==> flow/design.v <==
module B2BCD_IP #(parameter WIDTH = 4, parameter DIGIT = 2) (
    Binary_code,
    BCD_code
);
input  [WIDTH-1:0]   Binary_code;
output [DIGIT*4-1:0] BCD_code;
parameter W = WIDTH - 3;
parameter D = DIGIT * 4;
genvar i, j;
integer m;
wire [D-1:0] Binary_code_temp;
assign Binary_code_temp = {{(D - WIDTH){1'b0}}, Binary_code};
assign BCD_code = loop_i[W - 1].BCD_temp;
reg [D-1:0] result;
generate
for(i = 0; i < W; i = i + 1) begin: loop_i
    reg [3:0] result [0:5];
    reg [D-1:0] BCD_temp;
    case(i)
    0: begin
        for(j = 0; j <= i / 3; j = j + 1) begin
            always@ (*) begin
                case(Binary_code_temp[WIDTH - i + j * 4 -: 4])
                0: result[j] = 0;
                1: result[j] = 1;
                2: result[j] = 2;
                3: result[j] = 3;
                4: result[j] = 4;
                5: result[j] = 8;
                6: result[j] = 9;
                7: result[j] = 10;
                8: result[j] = 11;
                9: result[j] = 12;
                default: result[j] = 0;
                endcase
            end
        end
    end
    default: begin  
        for(j = 0; j <= i / 3; j = j + 1) begin
            always@ (*) begin
                case(loop_i[i - 1].BCD_temp[WIDTH - i + j * 4 -: 4])
                0: result[j] = 0;
                1: result[j] = 1;
                2: result[j] = 2;
                3: result[j] = 3;
                4: result[j] = 4;
                5: result[j] = 8;
                6: result[j] = 9;
                7: result[j] = 10;
                8: result[j] = 11;
                9: result[j] = 12;
                default: result[j] = 0;
                endcase
            end
        end
    end
    endcase
    case(i)
    0: begin
        always@ (*) begin
            BCD_temp = Binary_code_temp;
            for(m = 0; m <= i / 3; m = m + 1) begin
                BCD_temp[WIDTH - i + m * 4 -: 4] = result[m];
            end
        end
    end
    default: begin
        always@ (*) begin
            BCD_temp = loop_i[i - 1].BCD_temp;
            for(m = 0; m <= i / 3; m = m + 1) begin
                BCD_temp[WIDTH - i + m * 4 -: 4] = result[m];
            end
        end
    end
    endcase
end
endgenerate
endmodule
module handle_binary(Binary_temp, BCD);
parameter WIDTH = 4;
parameter DIGIT = 2;
input [DIGIT * 4-1:0] Binary_temp;
output [DIGIT * 4-1:0] BCD;
reg [DIGIT * 4-1:0] BCD;
integer k;
always@ (*) begin
    BCD = 0;
    for (k = 0; k < WIDTH; k = k + 1) begin
        case(WIDTH)
        0, 1, 2, 3, 4: begin
            if (BCD[3:0] >= 5) BCD[3:0] = BCD[3:0] + 3;
            if (BCD[7:4] >= 5) BCD[7:4] = BCD[7:4] + 3;
            BCD = {BCD[DIGIT*4-2:0], Binary_temp[WIDTH - 1 - k]};	 
        end
        5, 6, 7, 8: begin
            if (BCD[3:0] >= 5) BCD[3:0] = BCD[3:0] + 3;
            if (BCD[7:4] >= 5) BCD[7:4] = BCD[7:4] + 3;
            BCD = {BCD[DIGIT*4-2:0], Binary_temp[WIDTH - 1 - k]};	 
        end
        9, 10, 11, 12: begin
            if (BCD[3:0] >= 5) BCD[3:0] = BCD[3:0] + 3;
            if (BCD[7:4] >= 5) BCD[7:4] = BCD[7:4] + 3;
            BCD = {BCD[DIGIT*4-2:0], Binary_temp[WIDTH - 1 - k]};	 
        end
        13, 14, 15, 16: begin
            if (BCD[3:0] >= 5) BCD[3:0] = BCD[3:0] + 3;
            if (BCD[7:4] >= 5) BCD[7:4] = BCD[7:4] + 3;
            BCD = {BCD[DIGIT*4-2:0], Binary_temp[WIDTH - 1 - k]};	 
        end
        17, 18, 19, 20: begin
            if (BCD[3:0] >= 5) BCD[3:0] = BCD[3:0] + 3;
            if (BCD[7:4] >= 5) BCD[7:4] = BCD[7:4] + 3;
            BCD = {BCD[DIGIT*4-2:0], Binary_temp[WIDTH - 1 - k]};	 
        end
        endcase
    end
end
endmodule
module UT_TOP (
    clk, rst_n, in_valid, in_time,
    out_valid, out_display, out_day
);
input clk, rst_n, in_valid;
input [30:0] in_time;
output reg out_valid;
output reg [3:0] out_display;
output reg [2:0] out_day;
parameter IDLE = 0;
parameter INPUT = 1;
parameter CAL = 2;
parameter OUTPUT = 3;
reg [1:0] next_state, current_state;
reg [4:0] count;
reg [4:0] four_year_span;
reg [1:0] leap_count;  
reg [30:0] in_time_reg;
reg [26:0] four_year;
reg [24:0] one_year;
reg [21:0] month;
reg [17:0] date;
reg [17:0] hour;
reg [5:0] minute;
reg [5:0] second;
reg [10:0] year_ip_in;
reg [3:0] month_ip_in;
reg [4:0] date_ip_in;
reg [4:0] hour_ip_in;
reg [5:0] minute_ip_in;
reg [5:0] second_ip_in;
reg [11:0] bin;
wire [15:0] bout;
reg [2:0] out_day_reg;  
reg [15:0] year_ip_out;
reg [7:0] month_ip_out, date_ip_out, hour_ip_out, minute_ip_out, second_ip_out;
always@ (posedge clk or negedge rst_n) begin
  if(!rst_n)
    current_state <= IDLE;
  else
    current_state <= next_state;
end
always@ (*) begin
    case(current_state)
    IDLE: begin
        if(in_valid)
            next_state = CAL;
        else
            next_state = IDLE;
    end
    CAL: begin
        if(count == 17)
            next_state = IDLE;
        else
            next_state = CAL;
    end
    default: next_state = current_state;
    endcase
end
B2BCD_IP #(.WIDTH(12), .DIGIT(4)) B0(.Binary_code(bin), .BCD_code(bout));
always@ (*) begin
    if(current_state == CAL) begin
        case(count - 1)
        2: bin = {1'b0, year_ip_in};
        3: bin = {8'b0, month_ip_in};
        4: bin = {7'b0, date_ip_in};
        5: bin = {7'b0, hour_ip_in};
        6: bin = {6'b0, minute_ip_in};
        7: bin = {6'b0, second_ip_in};
        default: bin = 0;
        endcase
    end
    else begin
        bin = 0;
    end
end
always@ (posedge clk or negedge rst_n) begin
    if(!rst_n) begin
        year_ip_out <= 0;
        month_ip_out <= 0;
        date_ip_out <= 0;
        hour_ip_out <= 0;
        minute_ip_out <= 0;
        second_ip_out <= 0;
    end
    else begin
        if(current_state == IDLE) begin
            year_ip_out <= 0;
            month_ip_out <= 0;
            date_ip_out <= 0;
            hour_ip_out <= 0;
            minute_ip_out <= 0;
            second_ip_out <= 0;
        end
        else if(current_state == CAL) begin
            case(count - 1)
            2: year_ip_out <= bout;
            3: month_ip_out <= bout[7:0];
            4: date_ip_out <= bout[7:0];
            5: hour_ip_out <= bout[7:0];
            6: minute_ip_out <= bout[7:0];
            7: second_ip_out <= bout[7:0];
            endcase
        end
    end
end
always@ (posedge clk or negedge rst_n) begin
    if(!rst_n) begin
        in_time_reg <= 0;
    end
    else begin
        if(in_valid) begin
            in_time_reg <= in_time;
        end
        else if(current_state == CAL) begin
            in_time_reg <= in_time_reg;
        end
    end
end
always@ (posedge clk or negedge rst_n) begin
    if(!rst_n) begin
        count <= 0;
    end
    else begin
        if(current_state == IDLE) begin
            count <= 0;
        end
        else if(current_state == CAL) begin
            count <= count + 1;
        end
        else begin
            count <= count;
        end
    end
end
always@ (posedge clk or negedge rst_n) begin
    if(!rst_n) begin
        four_year_span <= 0;
    end
    else begin
        if(current_state == IDLE)
            four_year_span <= 0;
        else if(current_state == CAL) begin
            if(count == 0) begin
                if(in_time_reg >= 0 && in_time_reg < 126230400) four_year_span <= 0;
                else if(in_time_reg < 252460800)  four_year_span <= 1;
                else if(in_time_reg < 378691200)  four_year_span <= 2;
                else if(in_time_reg < 504921600)  four_year_span <= 3;
                else if(in_time_reg < 631152000)  four_year_span <= 4;
                else if(in_time_reg < 757382400)  four_year_span <= 5;
                else if(in_time_reg < 883612800)  four_year_span <= 6;
                else if(in_time_reg < 1009843200) four_year_span <= 7;
                else if(in_time_reg < 1136073600) four_year_span <= 8;
                else if(in_time_reg < 1262304000) four_year_span <= 9;
                else if(in_time_reg < 1388534400) four_year_span <= 10;
                else if(in_time_reg < 1514764800) four_year_span <= 11;
                else if(in_time_reg < 1640995200) four_year_span <= 12;
                else if(in_time_reg < 1767225600) four_year_span <= 13;
                else if(in_time_reg < 1893456000) four_year_span <= 14;
                else if(in_time_reg < 2019686400) four_year_span <= 15;
                else if(in_time_reg < 2145916800) four_year_span <= 16;
                else                              four_year_span <= 17;
            end
            else begin
                four_year_span <= four_year_span;
            end
        end
    end
end
always@ (posedge clk or negedge rst_n) begin
    if(!rst_n) begin
        four_year <= 0;
    end
    else begin
        if(current_state == IDLE)
            four_year <= 0;
        else if(current_state == CAL) begin
            if(in_time_reg >= 0 && in_time_reg < 126230400) four_year <= in_time_reg;
            else if(in_time_reg < 252460800)  four_year <= in_time_reg - 126230400;
            else if(in_time_reg < 378691200)  four_year <= in_time_reg - 252460800;
            else if(in_time_reg < 504921600)  four_year <= in_time_reg - 378691200;
            else if(in_time_reg < 631152000)  four_year <= in_time_reg - 504921600;
            else if(in_time_reg < 757382400)  four_year <= in_time_reg - 631152000;
            else if(in_time_reg < 883612800)  four_year <= in_time_reg - 757382400;
            else if(in_time_reg < 1009843200) four_year <= in_time_reg - 883612800;
            else if(in_time_reg < 1136073600) four_year <= in_time_reg - 1009843200;
            else if(in_time_reg < 1262304000) four_year <= in_time_reg - 1136073600;
            else if(in_time_reg < 1388534400) four_year <= in_time_reg - 1262304000;
            else if(in_time_reg < 1514764800) four_year <= in_time_reg - 1388534400;
            else if(in_time_reg < 1640995200) four_year <= in_time_reg - 1514764800;
            else if(in_time_reg < 1767225600) four_year <= in_time_reg - 1640995200;
            else if(in_time_reg < 1893456000) four_year <= in_time_reg - 1767225600;
            else if(in_time_reg < 2019686400) four_year <= in_time_reg - 1893456000;
            else if(in_time_reg < 2145916800) four_year <= in_time_reg - 2019686400;
            else                              four_year <= in_time_reg - 2145916800;
        end
    end
end
always@ (posedge clk or negedge rst_n) begin
    if(!rst_n) begin
        one_year <= 0;
    end
    else begin
        if(current_state == IDLE)
            one_year <= 0;
        else if(current_state == CAL) begin
            if(four_year >= 0 && four_year < 31536000)
                one_year <= four_year;
            else if(four_year < 63072000)
                one_year <= four_year - 31536000;
            else if(four_year < 94694400)
                one_year <= four_year - 63072000;
            else
                one_year <= four_year - 94694400;
        end
    end
end
always@ (posedge clk or negedge rst_n) begin
    if(!rst_n) begin
        leap_count <= 0;
    end
    else begin
        if(current_state == IDLE) begin
            leap_count <= 0;
        end
        else if (current_state == CAL) begin
            if(four_year >= 0 && four_year < 31536000)
                leap_count <= 0;
            else if(four_year < 63072000)
                leap_count <= 1;
            else if(four_year < 94694400)
                leap_count <= 2;
            else
                leap_count <= 3;
        end
    end
end
always@ (posedge clk) begin
    if(current_state == IDLE) begin
        year_ip_in <= 0;
    end
    else if(current_state == CAL) begin
        if(count == 2)
            year_ip_in <= 1970 + four_year_span * 4 + leap_count;
    end
end
always@ (posedge clk or negedge rst_n) begin
    if(!rst_n) begin
        month <= 0;
        month_ip_in <= 0;
    end
    else begin
        if(current_state == IDLE) begin
            month <= 0;
            month_ip_in <= 0;
        end
        else if(current_state == CAL) begin
            if(count == 2) begin
                if(leap_count == 2) begin  
                    if(one_year >= 0 && one_year < 2678400) begin 
                        month <= one_year;
                        month_ip_in <= 1;
                    end
                    else if(one_year < 5184000) begin 
                        month <= one_year - 2678400;
                        month_ip_in <= 2;
                    end
                    else if(one_year < 7862400) begin 
                        month <= one_year - 5184000;
                        month_ip_in <= 3;
                    end
                    else if(one_year < 10454400) begin 
                        month <= one_year - 7862400;
                        month_ip_in <= 4;
                    end
                    else if(one_year < 13132800) begin 
                        month <= one_year - 10454400;
                        month_ip_in <= 5;
                    end
                    else if(one_year < 15724800) begin 
                        month <= one_year - 13132800;
                        month_ip_in <= 6;
                    end
                    else if(one_year < 18403200) begin 
                        month <= one_year - 15724800;
                        month_ip_in <= 7;
                    end
                    else if(one_year < 21081600) begin 
                        month <= one_year - 18403200;
                        month_ip_in <= 8;
                    end
                    else if(one_year < 23673600) begin 
                        month <= one_year - 21081600;
                        month_ip_in <= 9;
                    end
                    else if(one_year < 26352000) begin 
                        month <= one_year - 23673600;
                        month_ip_in <= 10;
                    end
                    else if(one_year < 28944000) begin 
                        month <= one_year - 26352000;
                        month_ip_in <= 11;
                    end
                    else  begin 
                        month <= one_year - 28944000;
                        month_ip_in <= 12;
                    end
                end
                else begin  
                    if(one_year >= 0 && one_year < 2678400) begin 
                        month <= one_year;
                        month_ip_in <= 1;
                    end
                    else if(one_year < 5097600) begin 
                        month <= one_year - 2678400;
                        month_ip_in <= 2;
                    end
                    else if(one_year < 7776000) begin 
                        month <= one_year - 5097600;
                        month_ip_in <= 3;
                    end
                    else if(one_year < 10368000) begin 
                        month <= one_year - 7776000;
                        month_ip_in <= 4;
                    end
                    else if(one_year < 13046400) begin 
                        month <= one_year - 10368000;
                        month_ip_in <= 5;
                    end
                    else if(one_year < 15638400) begin 
                        month <= one_year - 13046400;
                        month_ip_in <= 6;
                    end
                    else if(one_year < 18316800) begin 
                        month <= one_year - 15638400;
                        month_ip_in <= 7;
                    end
                    else if(one_year < 20995200) begin 
                        month <= one_year - 18316800;
                        month_ip_in <= 8;
                    end
                    else if(one_year < 23587200) begin 
                        month <= one_year - 20995200;
                        month_ip_in <= 9;
                    end
                    else if(one_year < 26265600) begin 
                        month <= one_year - 23587200;
                        month_ip_in <= 10;
                    end
                    else if(one_year < 28857600) begin 
                        month <= one_year - 26265600;
                        month_ip_in <= 11;
                    end
                    else begin 
                        month <= one_year - 28857600;
                        month_ip_in <= 12;
                    end
                end
            end
        end
    end
end
always@ (posedge clk or negedge rst_n) begin
    if(!rst_n) begin
        date <= 0;
        date_ip_in <= 0;
    end
    else begin
        if(current_state == IDLE) begin
            date <= 0;
            date_ip_in <= 0;
        end
        else if(current_state == CAL) begin
            if(count == 3) begin
                if(month >= 0 && month < 86400) begin
                    date <= month;
                    date_ip_in <= 1;
                end
                else if(month < 172800) begin
                    date <= month - 86400;
                    date_ip_in <= 2;
                end
                else if(month < 259200) begin
                    date <= month - 172800;
                    date_ip_in <= 3;
                end
                else if(month < 345600) begin
                    date <= month - 259200;
                    date_ip_in <= 4;
                end
                else if(month < 432000) begin
                    date <= month - 345600;
                    date_ip_in <= 5;
                end
                else if(month < 518400) begin
                    date <= month - 432000;
                    date_ip_in <= 6;
                end
                else if(month < 604800) begin
                    date <= month - 518400;
                    date_ip_in <= 7;
                end
                else if(month < 691200) begin
                    date <= month - 604800;
                    date_ip_in <= 8;
                end
                else if(month < 777600) begin
                    date <= month - 691200;
                    date_ip_in <= 9;
                end
                else if(month < 864000) begin
                    date <= month - 777600;
                    date_ip_in <= 10;
                end
                else if(month < 950400) begin
                    date <= month - 864000;
                    date_ip_in <= 11;
                end
                else if(month < 1036800) begin
                    date <= month - 950400;
                    date_ip_in <= 12;
                end
                else if(month < 1123200) begin
                    date <= month - 1036800;
                    date_ip_in <= 13;
                end
                else if(month < 1209600) begin
                    date <= month - 1123200;
                    date_ip_in <= 14;
                end
                else if(month < 1296000) begin
                    date <= month - 1209600;
                    date_ip_in <= 15;
                end
                else if(month < 1382400) begin
                    date <= month - 1296000;
                    date_ip_in <= 16;
                end
                else if(month < 1468800) begin
                    date <= month - 1382400;
                    date_ip_in <= 17;
                end
                else if(month < 1555200) begin
                    date <= month - 1468800;
                    date_ip_in <= 18;
                end
                else if(month < 1641600) begin
                    date <= month - 1555200;
                    date_ip_in <= 19;
                end
                else if(month < 1728000) begin
                    date <= month - 1641600;
                    date_ip_in <= 20;
                end
                else if(month < 1814400) begin
                    date <= month - 1728000;
                    date_ip_in <= 21;
                end
                else if(month < 1900800) begin
                    date <= month - 1814400;
                    date_ip_in <= 22;
                end
                else if(month < 1987200) begin
                    date <= month - 1900800;
                    date_ip_in <= 23;
                end
                else if(month < 2073600) begin
                    date <= month - 1987200;
                    date_ip_in <= 24;
                end
                else if(month < 2160000) begin
                    date <= month - 2073600;
                    date_ip_in <= 25;
                end
                else if(month < 2246400) begin
                    date <= month - 2160000;
                    date_ip_in <= 26;
                end
                else if(month < 2332800) begin
                    date <= month - 2246400;
                    date_ip_in <= 27;
                end
                else if(month < 2419200) begin
                    date <= month - 2332800;
                    date_ip_in <= 28;
                end
                else if(month < 2505600) begin
                    date <= month - 2419200;
                    date_ip_in <= 29;
                end
                else if(month < 2592000) begin
                    date <= month - 2505600;
                    date_ip_in <= 30;
                end
                else begin
                    date <= month - 2592000;
                    date_ip_in <= 31;
                end
            end
        end
    end
end
always@ (posedge clk or negedge rst_n) begin
    if(!rst_n) begin
        hour <= 0;
        hour_ip_in <= 0;
    end
    else begin
        if(current_state == IDLE) begin
            hour <= 0;
            hour_ip_in <= 0;
        end
        else if(current_state == CAL) begin
            if(date >= 0 && date < 3600) begin
                hour <= date;
                hour_ip_in <= 0;
            end
            else if(date < 7200) begin
                hour <= date - 3600;
                hour_ip_in <= 1;
            end
            else if(date < 10800) begin
                hour <= date - 7200;
                hour_ip_in <= 2;
            end
            else if(date < 14400) begin
                hour <= date - 10800;
                hour_ip_in <= 3;
            end
            else if(date < 18000) begin
                hour <= date - 14400;
                hour_ip_in <= 4;
            end
            else if(date < 21600) begin
                hour <= date - 18000;
                hour_ip_in <= 5;
            end
            else if(date < 25200) begin
                hour <= date - 21600;
                hour_ip_in <= 6;
            end
            else if(date < 28800) begin
                hour <= date - 25200;
                hour_ip_in <= 7;
            end
            else if(date < 32400) begin
                hour <= date - 28800;
                hour_ip_in <= 8;
            end
            else if(date < 36000) begin
                hour <= date - 32400;
                hour_ip_in <= 9;
            end
            else if(date < 39600) begin
                hour <= date - 36000;
                hour_ip_in <= 10;
            end
            else if(date < 43200) begin
                hour <= date - 39600;
                hour_ip_in <= 11;
            end
            else if(date < 46800) begin
                hour <= date - 43200;
                hour_ip_in <= 12;
            end
            else if(date < 50400) begin
                hour <= date - 46800;
                hour_ip_in <= 13;
            end
            else if(date < 54000) begin
                hour <= date - 50400;
                hour_ip_in <= 14;
            end
            else if(date < 57600) begin
                hour <= date - 54000;
                hour_ip_in <= 15;
            end
            else if(date < 61200) begin
                hour <= date - 57600;
                hour_ip_in <= 16;
            end
            else if(date < 64800) begin
                hour <= date - 61200;
                hour_ip_in <= 17;
            end
            else if(date < 68400) begin
                hour <= date - 64800;
                hour_ip_in <= 18;
            end
            else if(date < 72000) begin
                hour <= date - 68400;
                hour_ip_in <= 19;
            end
            else if(date < 75600) begin
                hour <= date - 72000;
                hour_ip_in <= 20;
            end
            else if(date < 79200) begin
                hour <= date - 75600;
                hour_ip_in <= 21;
            end
            else if(date < 82800) begin
                hour <= date - 79200;
                hour_ip_in <= 22;
            end
            else begin
                hour <= date - 82800;
                hour_ip_in <= 23;
            end
        end
    end
end
always@ (posedge clk or negedge rst_n) begin
    if(!rst_n) begin
        minute_ip_in <= 0;
        second_ip_in <= 0;
    end
    else begin
        if(current_state == IDLE) begin
            minute_ip_in <= 0;
            second_ip_in <= 0;
        end
        else if(current_state == CAL) begin
            minute_ip_in <= hour / 'd60;
            second_ip_in <= hour % 'd60;
        end
    end
end
always@ (*) begin
    if(current_state == CAL) begin
        if(count == 4) begin
            if(month_ip_in == 1 || month_ip_in == 2) begin
                out_day_reg = (date_ip_in + (month_ip_in + 12) * 2 + 3 * (month_ip_in + 13) / 5 + (year_ip_in - 1) + (year_ip_in - 1) / 4) % 7;
            end
            else begin
                out_day_reg = (date_ip_in + month_ip_in * 2 + 3 * (month_ip_in + 1) / 5 + year_ip_in + year_ip_in / 4 ) % 7;
            end
        end
        else begin
            out_day_reg = 0;
        end
    end
    else begin
        out_day_reg = 0;
    end
end
always@ (posedge clk or negedge rst_n) begin
    if(!rst_n) begin
        out_valid <= 0;
    end
    else begin
        if(current_state == CAL) begin
            if(count >= 4 && count <= 17)
                out_valid <= 1;
            else
                out_valid <= 0;
        end
        else begin
            out_valid <= 0;
        end
    end
end
always@ (posedge clk or negedge rst_n) begin
    if(!rst_n) begin
        out_day <= 0;
    end
    else begin
        if(current_state == CAL) begin
            if(count == 4) begin
                out_day <= out_day_reg;
            end
            else begin
                out_day <= out_day;
            end
        end
        else begin
            out_day <= 0;
        end
    end
end
always@ (posedge clk or negedge rst_n) begin
    if(!rst_n) begin
        out_display <= 0;
    end
    else begin
        if(current_state == CAL) begin
            case(count)
            4: out_display <= year_ip_out[15:12];
            5: out_display <= year_ip_out[11:8];
            6: out_display <= year_ip_out[7:4];
            7: out_display <= year_ip_out[3:0];
            8: out_display <= month_ip_out[7:4];
            9: out_display <= month_ip_out[3:0];
            10: out_display <= date_ip_out[7:4];
            11: out_display <= date_ip_out[3:0];
            12: out_display <= hour_ip_out[7:4];
            13: out_display <= hour_ip_out[3:0];
            14: out_display <= minute_ip_out[7:4];
            15: out_display <= minute_ip_out[3:0];
            16: out_display <= second_ip_out[7:4];
            17: out_display <= second_ip_out[3:0];
            default: out_display <= 0;
            endcase
        end
        else begin
            out_display <= 0;
        end
    end
end
endmodule
Reports on UT_TOP --
Tool output for the design above, in the order of the flow. Lines are those of the file above, counted from 1. Not given: --
Inputs: design top UT_TOP, clock port clk, library sky130hd, library corner tt_025C_1v80

Elaborated design --
Source: Yosys, flattened and elaborated. Widths are those after wreduce. Registers that Yosys merges into a memory's read port (data or address) are not register bits. Print and check cells do not count. Equal cells are merged and count once. Memory sizes are those after Yosys's memory passes, which may raise the word count (mostly to a power of two), join words into wider ones and drop unused or constant bits.
Bit counts: register bits 256, bits in latches 0, RAM bits 0, ROM bits 1152, word width x clocked read ports 0, memories kept 18, input bits 34, output and inout bits 8, cells after elaboration 571
Operators by class: add/sub/neg operators 110, $mul 2, div/mod/pow operators 6, order comparisons 101, eq/ne operators 27, shift operators 0, multiplexer cells 253, bitwise logic cells 0, reduce/logical cells 29
Memory list:
- (name not given) | words 16, bits a word 4, read ports 1, wr ports 0, line 42 | case(loop_i[i - 1].BCD_temp[WIDTH - i + j * 4 -: 4])
- (name not given) | words 16, bits a word 4, read ports 1, wr ports 0, line 42
- (name not given) | words 16, bits a word 4, read ports 1, wr ports 0, line 42
- (name not given) | words 16, bits a word 4, read ports 1, wr ports 0, line 42
- (name not given) | words 16, bits a word 4, read ports 1, wr ports 0, line 42
- (name not given) | words 16, bits a word 4, read ports 1, wr ports 0, line 42
Further memories, not shown: 12.
Operators with widths (number):
- 18-bit two-way mux | 58
- 22-bit two-way mux | 26
- 27-bit two-way mux | 19
- 18-bit subtractor (second input constant) | 20
- 5-bit two-way mux | 57
- 31-bit < comparator (second input constant) | 9
- 22-bit by 21-bit < comparator with 1-bit output (second input constant) | 12
- 25-bit < comparator (second input constant) | 10
- 27-bit subtractor (second input constant) | 9
- 18-bit by 17-bit subtractor with 18-bit output (second input constant) | 13
- 18-bit by 16-bit subtractor with 18-bit output (second input constant) | 11
- 22-bit subtractor (second input constant) | 9
- 18-bit by 6-bit divider with 32-bit output (second input constant) | 1
- 18-bit by 6-bit remainder unit with 32-bit output (second input constant) | 1
- 32-bit by 3-bit divider with 32-bit output (second input constant) | 2
- 32-bit by 3-bit remainder unit with 32-bit output (second input constant) | 2
- 18-bit by 16-bit < comparator with 1-bit output (second input constant) | 9
- 25-bit by 24-bit < comparator with 1-bit output (second input constant) | 6
- 22-bit by 20-bit < comparator with 1-bit output (second input constant) | 6
- 22-bit by 21-bit subtractor with 22-bit output (second input constant) | 6
- 22-bit < comparator (second input constant) | 6
- 32-bit by 3-bit == test with 1-bit output (second input constant) | 4
- 25-bit two-way mux | 5
- 31-bit by 30-bit < comparator with 1-bit output (second input constant) | 4
- 8-bit two-way mux | 15
- 27-bit by 26-bit subtractor with 27-bit output (second input constant) | 4
- 4-bit two-way mux | 27
- 25-bit by 23-bit < comparator with 1-bit output (second input constant) | 4
Not listed: further kinds 74, cells in them 173.

Logic depth --
Depth = most cells in a row (Yosys ltp): at word level without a register or memory, in the mapped netlist without a sequential cell, where the memories' decode and read muxes count.
Logic depth: depth in word-level cells 34, ABC_AREA 0, depth in mapped cells 78, depth with buffers taken out 72

Mapped cells and area --
The flow's flattened synthesis, as Yosys stat reports it; memories are mapped. The netlist is that of the ABC_AREA named above (0 if unset); the other value can give another one.
Synthesis totals: cell count 6260, chip area (Yosys) 41222.0 um^2, sequential area 6302.3 um^2, flip-flops 254, buffers 554
Cell types:
- sky130_fd_sc_hd__dfrtp_1 | number 242, area in all 6.06E+03 um^2
- sky130_fd_sc_hd__a21oi_1 | number 682, area in all 3.41E+03 um^2
- sky130_fd_sc_hd__nand2_1 | number 836, area in all 3138.01 um^2
- sky130_fd_sc_hd__o21ai_0 | number 536, area in all 2.68E+03 um^2
- sky130_fd_sc_hd__nor2_1 | number 676, area in all 2.54E+03 um^2
- sky130_fd_sc_hd__ha_1 | number 181, area in all 2.26E+03 um^2
- sky130_fd_sc_hd__clkbuf_1 | number 502, area in all 1.88E+03 um^2
- sky130_fd_sc_hd__a211oi_1 | number 184, area in all 1.38E+03 um^2
- sky130_fd_sc_hd__xnor2_1 | number 133, area in all 1.16E+03 um^2
- sky130_fd_sc_hd__nand3_1 | number 184, area in all 920.883 um^2
- sky130_fd_sc_hd__o211ai_1 | number 119, area in all 893.357 um^2
- sky130_fd_sc_hd__nor3_1 | number 178, area in all 890.854 um^2
- sky130_fd_sc_hd__a31oi_1 | number 135, area in all 844.56 um^2
- sky130_fd_sc_hd__mux2i_1 | number 76, area in all 760.73 um^2
- sky130_fd_sc_hd__fa_1 | number 33, area in all 660.634 um^2
- sky130_fd_sc_hd__a21o_1 | number 81, area in all 608.083 um^2
- sky130_fd_sc_hd__a221oi_1 | number 69, area in all 604.33 um^2
- sky130_fd_sc_hd__inv_1 | number 147, area in all 551.779 um^2
Not listed: further types 107, cells in them 1266. By module: a second synthesis without flattening, with its own total; a netlist apart from the flattened one above.
Unflattened totals: cell total of the unflattened synthesis 6333, area total of the unflattened synthesis 42051.6 um^2
Rows give one instance, submodules left out.
By module:
- UT_TOP | instances 1, cells 5992, area 39899.5 um^2, sequential area 6352.3 um^2
- B2BCD_IP | instances 1, cells 341, area 2152.1 um^2, sequential area 0.0 um^2

Timing after synthesis --
OpenSTA on the mapped netlist: ideal clock, no wires. The path of least setup slack (recovery checks aside). Input and output delay are each 20% of the period. Register names are those of the netlist, which keeps one name where synthesis merged equal registers.
Path after synthesis: kind register to register, start point register month_ip_in[0], end point register out_day[0], period 20000 ps, setup time 131 ps, launch time at the first pin 0 ps, data arrival time 14856 ps, data required time 19869 ps, slack 5013 ps, delay of the path 14987 ps, driving pins on the path 72, buffers on the path 4, period reached after synthesis 14987 ps
"delay of the path" is the arrival time less input delay plus setup time. "driving pins on the path" counts driving pins, that of a launching flip-flop among them; a cell with two outputs on the path counts twice. "period reached after synthesis" is the clock period less the worst setup slack; recovery checks do not enter. This is arithmetic on one report: input and output delays are still those of the set period (20% each). The rows between start and end are the longest chain of elaborated cells between them; the timing report does not say that the signal goes this way. Where chains are equally long, one stands for them. A line is the first line of the expression or statement that the cell stems from. Yosys adds cells for indexed reads and writes and turns some case tables into memories. A register here has more assigning lines than the two given.
On the way, after synthesis: cells stage by stage sky130_fd_sc_hd__dfrtp_1 sky130_fd_sc_hd__ha_1 sky130_fd_sc_hd__xor2_1 sky130_fd_sc_hd__inv_1 sky130_fd_sc_hd__fa_1 sky130_fd_sc_hd__inv_1 sky130_fd_sc_hd__a21oi_1 sky130_fd_sc_hd__nor2_1 sky130_fd_sc_hd__nor3_1 sky130_fd_sc_hd__a21oi_1 sky130_fd_sc_hd__nor2_1 sky130_fd_sc_hd__a21oi_1 sky130_fd_sc_hd__nand2_1 sky130_fd_sc_hd__ha_1 sky130_fd_sc_hd__nor2b_1 sky130_fd_sc_hd__nand2_1 sky130_fd_sc_hd__a21oi_1 sky130_fd_sc_hd__nor3_1 [... 36 more ...] sky130_fd_sc_hd__o31ai_1 sky130_fd_sc_hd__nand3_1 sky130_fd_sc_hd__a311o_1 sky130_fd_sc_hd__maj3_2 sky130_fd_sc_hd__o2bb2ai_2 sky130_fd_sc_hd__buf_6 sky130_fd_sc_hd__o2111a_1 sky130_fd_sc_hd__a211oi_2 sky130_fd_sc_hd__ha_1 sky130_fd_sc_hd__nand3_1 sky130_fd_sc_hd__mux2i_1 sky130_fd_sc_hd__nor2_1 sky130_fd_sc_hd__o21ai_0 sky130_fd_sc_hd__ha_1 sky130_fd_sc_hd__a31oi_4 sky130_fd_sc_hd__xnor2_1 sky130_fd_sc_hd__mux2i_1 sky130_fd_sc_hd__nor2_1, length of the longest elaborated chain 10, elaborated cells on any way between the ends 23, source lines of those cells 5, classes of those cells add/sub: 11; mul: 2; div: 4; eq/ne: 2; mux: 3; reduce/logical: 1
RTL lines, path after synthesis:
- start, declared | line 146 | reg [3:0] month_ip_in;
- start, assigned | line 369 | month_ip_in <= 0;
- start, assigned | line 374 | month_ip_in <= 0;
- 4-bit by 1-bit adder with 5-bit output | line 755 | out_day_reg = (date_ip_in + month_ip_in * 2 + 3 * (month_ip_in + 1) / 5 + year_ip_in + year_ip_in / 4 ) % 7;
- 2-bit by 5-bit multiplier with 7-bit output | line 755
- 32-bit by 3-bit divider with 32-bit output | line 755
- 6-bit by 32-bit adder with 32-bit output | line 755
- 32-bit by 11-bit adder with 32-bit output | line 755
- 32-bit by 9-bit adder with 32-bit output | line 755
- 32-bit by 3-bit remainder unit with 32-bit output | line 755
- 3-bit two-way mux | line 751 | if(month_ip_in == 1 || month_ip_in == 2) begin
- 3-bit two-way mux | line 788 | if(count == 4) begin
- 3-bit two-way mux | line 787 | if(current_state == CAL) begin
- end, assigned | line 789 | out_day <= out_day_reg;
- end, assigned | line 792 | out_day <= out_day;
- end, declared | line 128 | output reg [2:0] out_day;

Worst path after layout --
Path of least setup slack in the final report of job 2 (OpenROAD, finished layout, wires in). Where an end is a register, its clock arrival counts in the times. The path's times are printed in steps of 10 ps; the period is the one set.
Path post-layout: kind register to register, start point register month_ip_in[1], end point register out_day[0], period 18400 ps, setup time 120 ps, launch time at the first pin 610 ps, data arrival time 17170 ps, data required time 18870 ps, slack 1700 ps, driving pins on the path 66, buffers on the path 0
The rows between start and end are the longest chain of elaborated cells between them; the timing report does not say that the signal goes this way. Where chains are equally long, one stands for them. A register here has more assigning lines than the two given.
On the way, post-layout: cells stage by stage sky130_fd_sc_hd__dfrtp_1 sky130_fd_sc_hd__ha_1 sky130_fd_sc_hd__xor2_1 sky130_fd_sc_hd__inv_1 sky130_fd_sc_hd__ha_1 sky130_fd_sc_hd__a21o_1 sky130_fd_sc_hd__a21o_1 sky130_fd_sc_hd__xor2_1 sky130_fd_sc_hd__a21oi_1 sky130_fd_sc_hd__nand2_1 sky130_fd_sc_hd__ha_1 sky130_fd_sc_hd__nor2b_1 sky130_fd_sc_hd__nand2_1 sky130_fd_sc_hd__a21oi_2 sky130_fd_sc_hd__nor3_1 sky130_fd_sc_hd__a21oi_1 sky130_fd_sc_hd__nand2_1 sky130_fd_sc_hd__or2_2 [... 30 more ...] sky130_fd_sc_hd__o31ai_1 sky130_fd_sc_hd__nand3_1 sky130_fd_sc_hd__a31o_1 sky130_fd_sc_hd__xnor2_1 sky130_fd_sc_hd__a32oi_1 sky130_fd_sc_hd__o221ai_2 sky130_fd_sc_hd__a22o_1 sky130_fd_sc_hd__a211oi_2 sky130_fd_sc_hd__ha_1 sky130_fd_sc_hd__nand3_1 sky130_fd_sc_hd__mux2i_1 sky130_fd_sc_hd__nor2_1 sky130_fd_sc_hd__o21ai_0 sky130_fd_sc_hd__ha_1 sky130_fd_sc_hd__a31oi_4 sky130_fd_sc_hd__xnor2_1 sky130_fd_sc_hd__mux2i_1 sky130_fd_sc_hd__nor2_1, length of the longest elaborated chain 10, elaborated cells on any way between the ends 23, source lines of those cells 5, classes of those cells add/sub: 11; mul: 2; div: 4; eq/ne: 2; mux: 3; reduce/logical: 1
RTL lines, path post-layout:
- start, declared | line 146 | reg [3:0] month_ip_in;
- start, assigned | line 369 | month_ip_in <= 0;
- start, assigned | line 374 | month_ip_in <= 0;
- 4-bit by 1-bit adder with 5-bit output | line 755 | out_day_reg = (date_ip_in + month_ip_in * 2 + 3 * (month_ip_in + 1) / 5 + year_ip_in + year_ip_in / 4 ) % 7;
- 2-bit by 5-bit multiplier with 7-bit output | line 755
- 32-bit by 3-bit divider with 32-bit output | line 755
- 6-bit by 32-bit adder with 32-bit output | line 755
- 32-bit by 11-bit adder with 32-bit output | line 755
- 32-bit by 9-bit adder with 32-bit output | line 755
- 32-bit by 3-bit remainder unit with 32-bit output | line 755
- 3-bit two-way mux | line 751 | if(month_ip_in == 1 || month_ip_in == 2) begin
- 3-bit two-way mux | line 788 | if(count == 4) begin
- 3-bit two-way mux | line 787 | if(current_state == CAL) begin
- end, assigned | line 789 | out_day <= out_day_reg;
- end, assigned | line 792 | out_day <= out_day;
- end, declared | line 128 | output reg [2:0] out_day;

3 stored runs of UT_TOP in the flow (synthesis by Yosys, layout by OpenROAD, sky130hd cells), in arbitrary order. Constraints: input delay and output delay 20% of the set period each, output load 0.01 pF.
"clock period achieved" = clock period - worst setup slack. The figure is calculated, with input and output delays left at 20% of the set period.
"time on the worst setup path": the worst setup path's part of the clock period (all of it between registers, 20% less for each end at a port) less its slack. A launch clock that arrives late makes it longer, a capture clock that arrives late makes it shorter.
"time on the worst setup path" is given in steps of 10 ps.

* Job 1 | settings: ABC_AREA 1; CELL_PAD_IN_SITES_DETAIL_PLACEMENT 0; CELL_PAD_IN_SITES_GLOBAL_PLACEMENT 2; CORE_ASPECT_RATIO 0.66; CORE_MARGIN 8; CORE_UTILIZATION 35; CTS_CLUSTER_DIAMETER 168; GPL_ROUTABILITY_DRIVEN 1; GPL_TIMING_DRIVEN 0; HOLD_SLACK_MARGIN -0.01; MAX_ROUTING_LAYER met5; MIN_ROUTING_LAYER met2; PLACE_DENSITY_LB_ADDON 0.04; TNS_END_PERCENT 80; period_ns 25.1; CAP_MARGIN 20; SLEW_MARGIN 20 | did not finish, routing stopped with GRT-0116
* Job 2 | settings: period_ns 18.4; CAP_MARGIN 20; CORE_MARGIN 2; CORE_UTILIZATION 40; SLEW_MARGIN 20 | results: clock period achieved 16,698 ps; setup slack of the worst path 1,702 ps; standard-cell area after layout 43,713.2 um^2; chip area after synthesis (Yosys) 41,222.0 um^2; time on the worst setup path 16,700 ps; kind of the worst setup path register to register; total negative slack on setup checks 0 ps; full die area 105,638.0 um^2; worst hold slack in the final report 483 ps; final design utilization 42.8%
* Job 3 | settings: period_ns 25.8; CAP_MARGIN 20; CORE_MARGIN 2; CORE_UTILIZATION 40; SLEW_MARGIN 20 | results: clock period achieved 17,862 ps; setup slack of the worst path 7,938 ps; standard-cell area after layout 43,630.6 um^2; chip area after synthesis (Yosys) 41,222.0 um^2; time on the worst setup path 17,860 ps; kind of the worst setup path register to register; total negative slack on setup checks 0 ps; full die area 105,638.0 um^2; worst hold slack in the final report 489 ps; final design utilization 42.8%
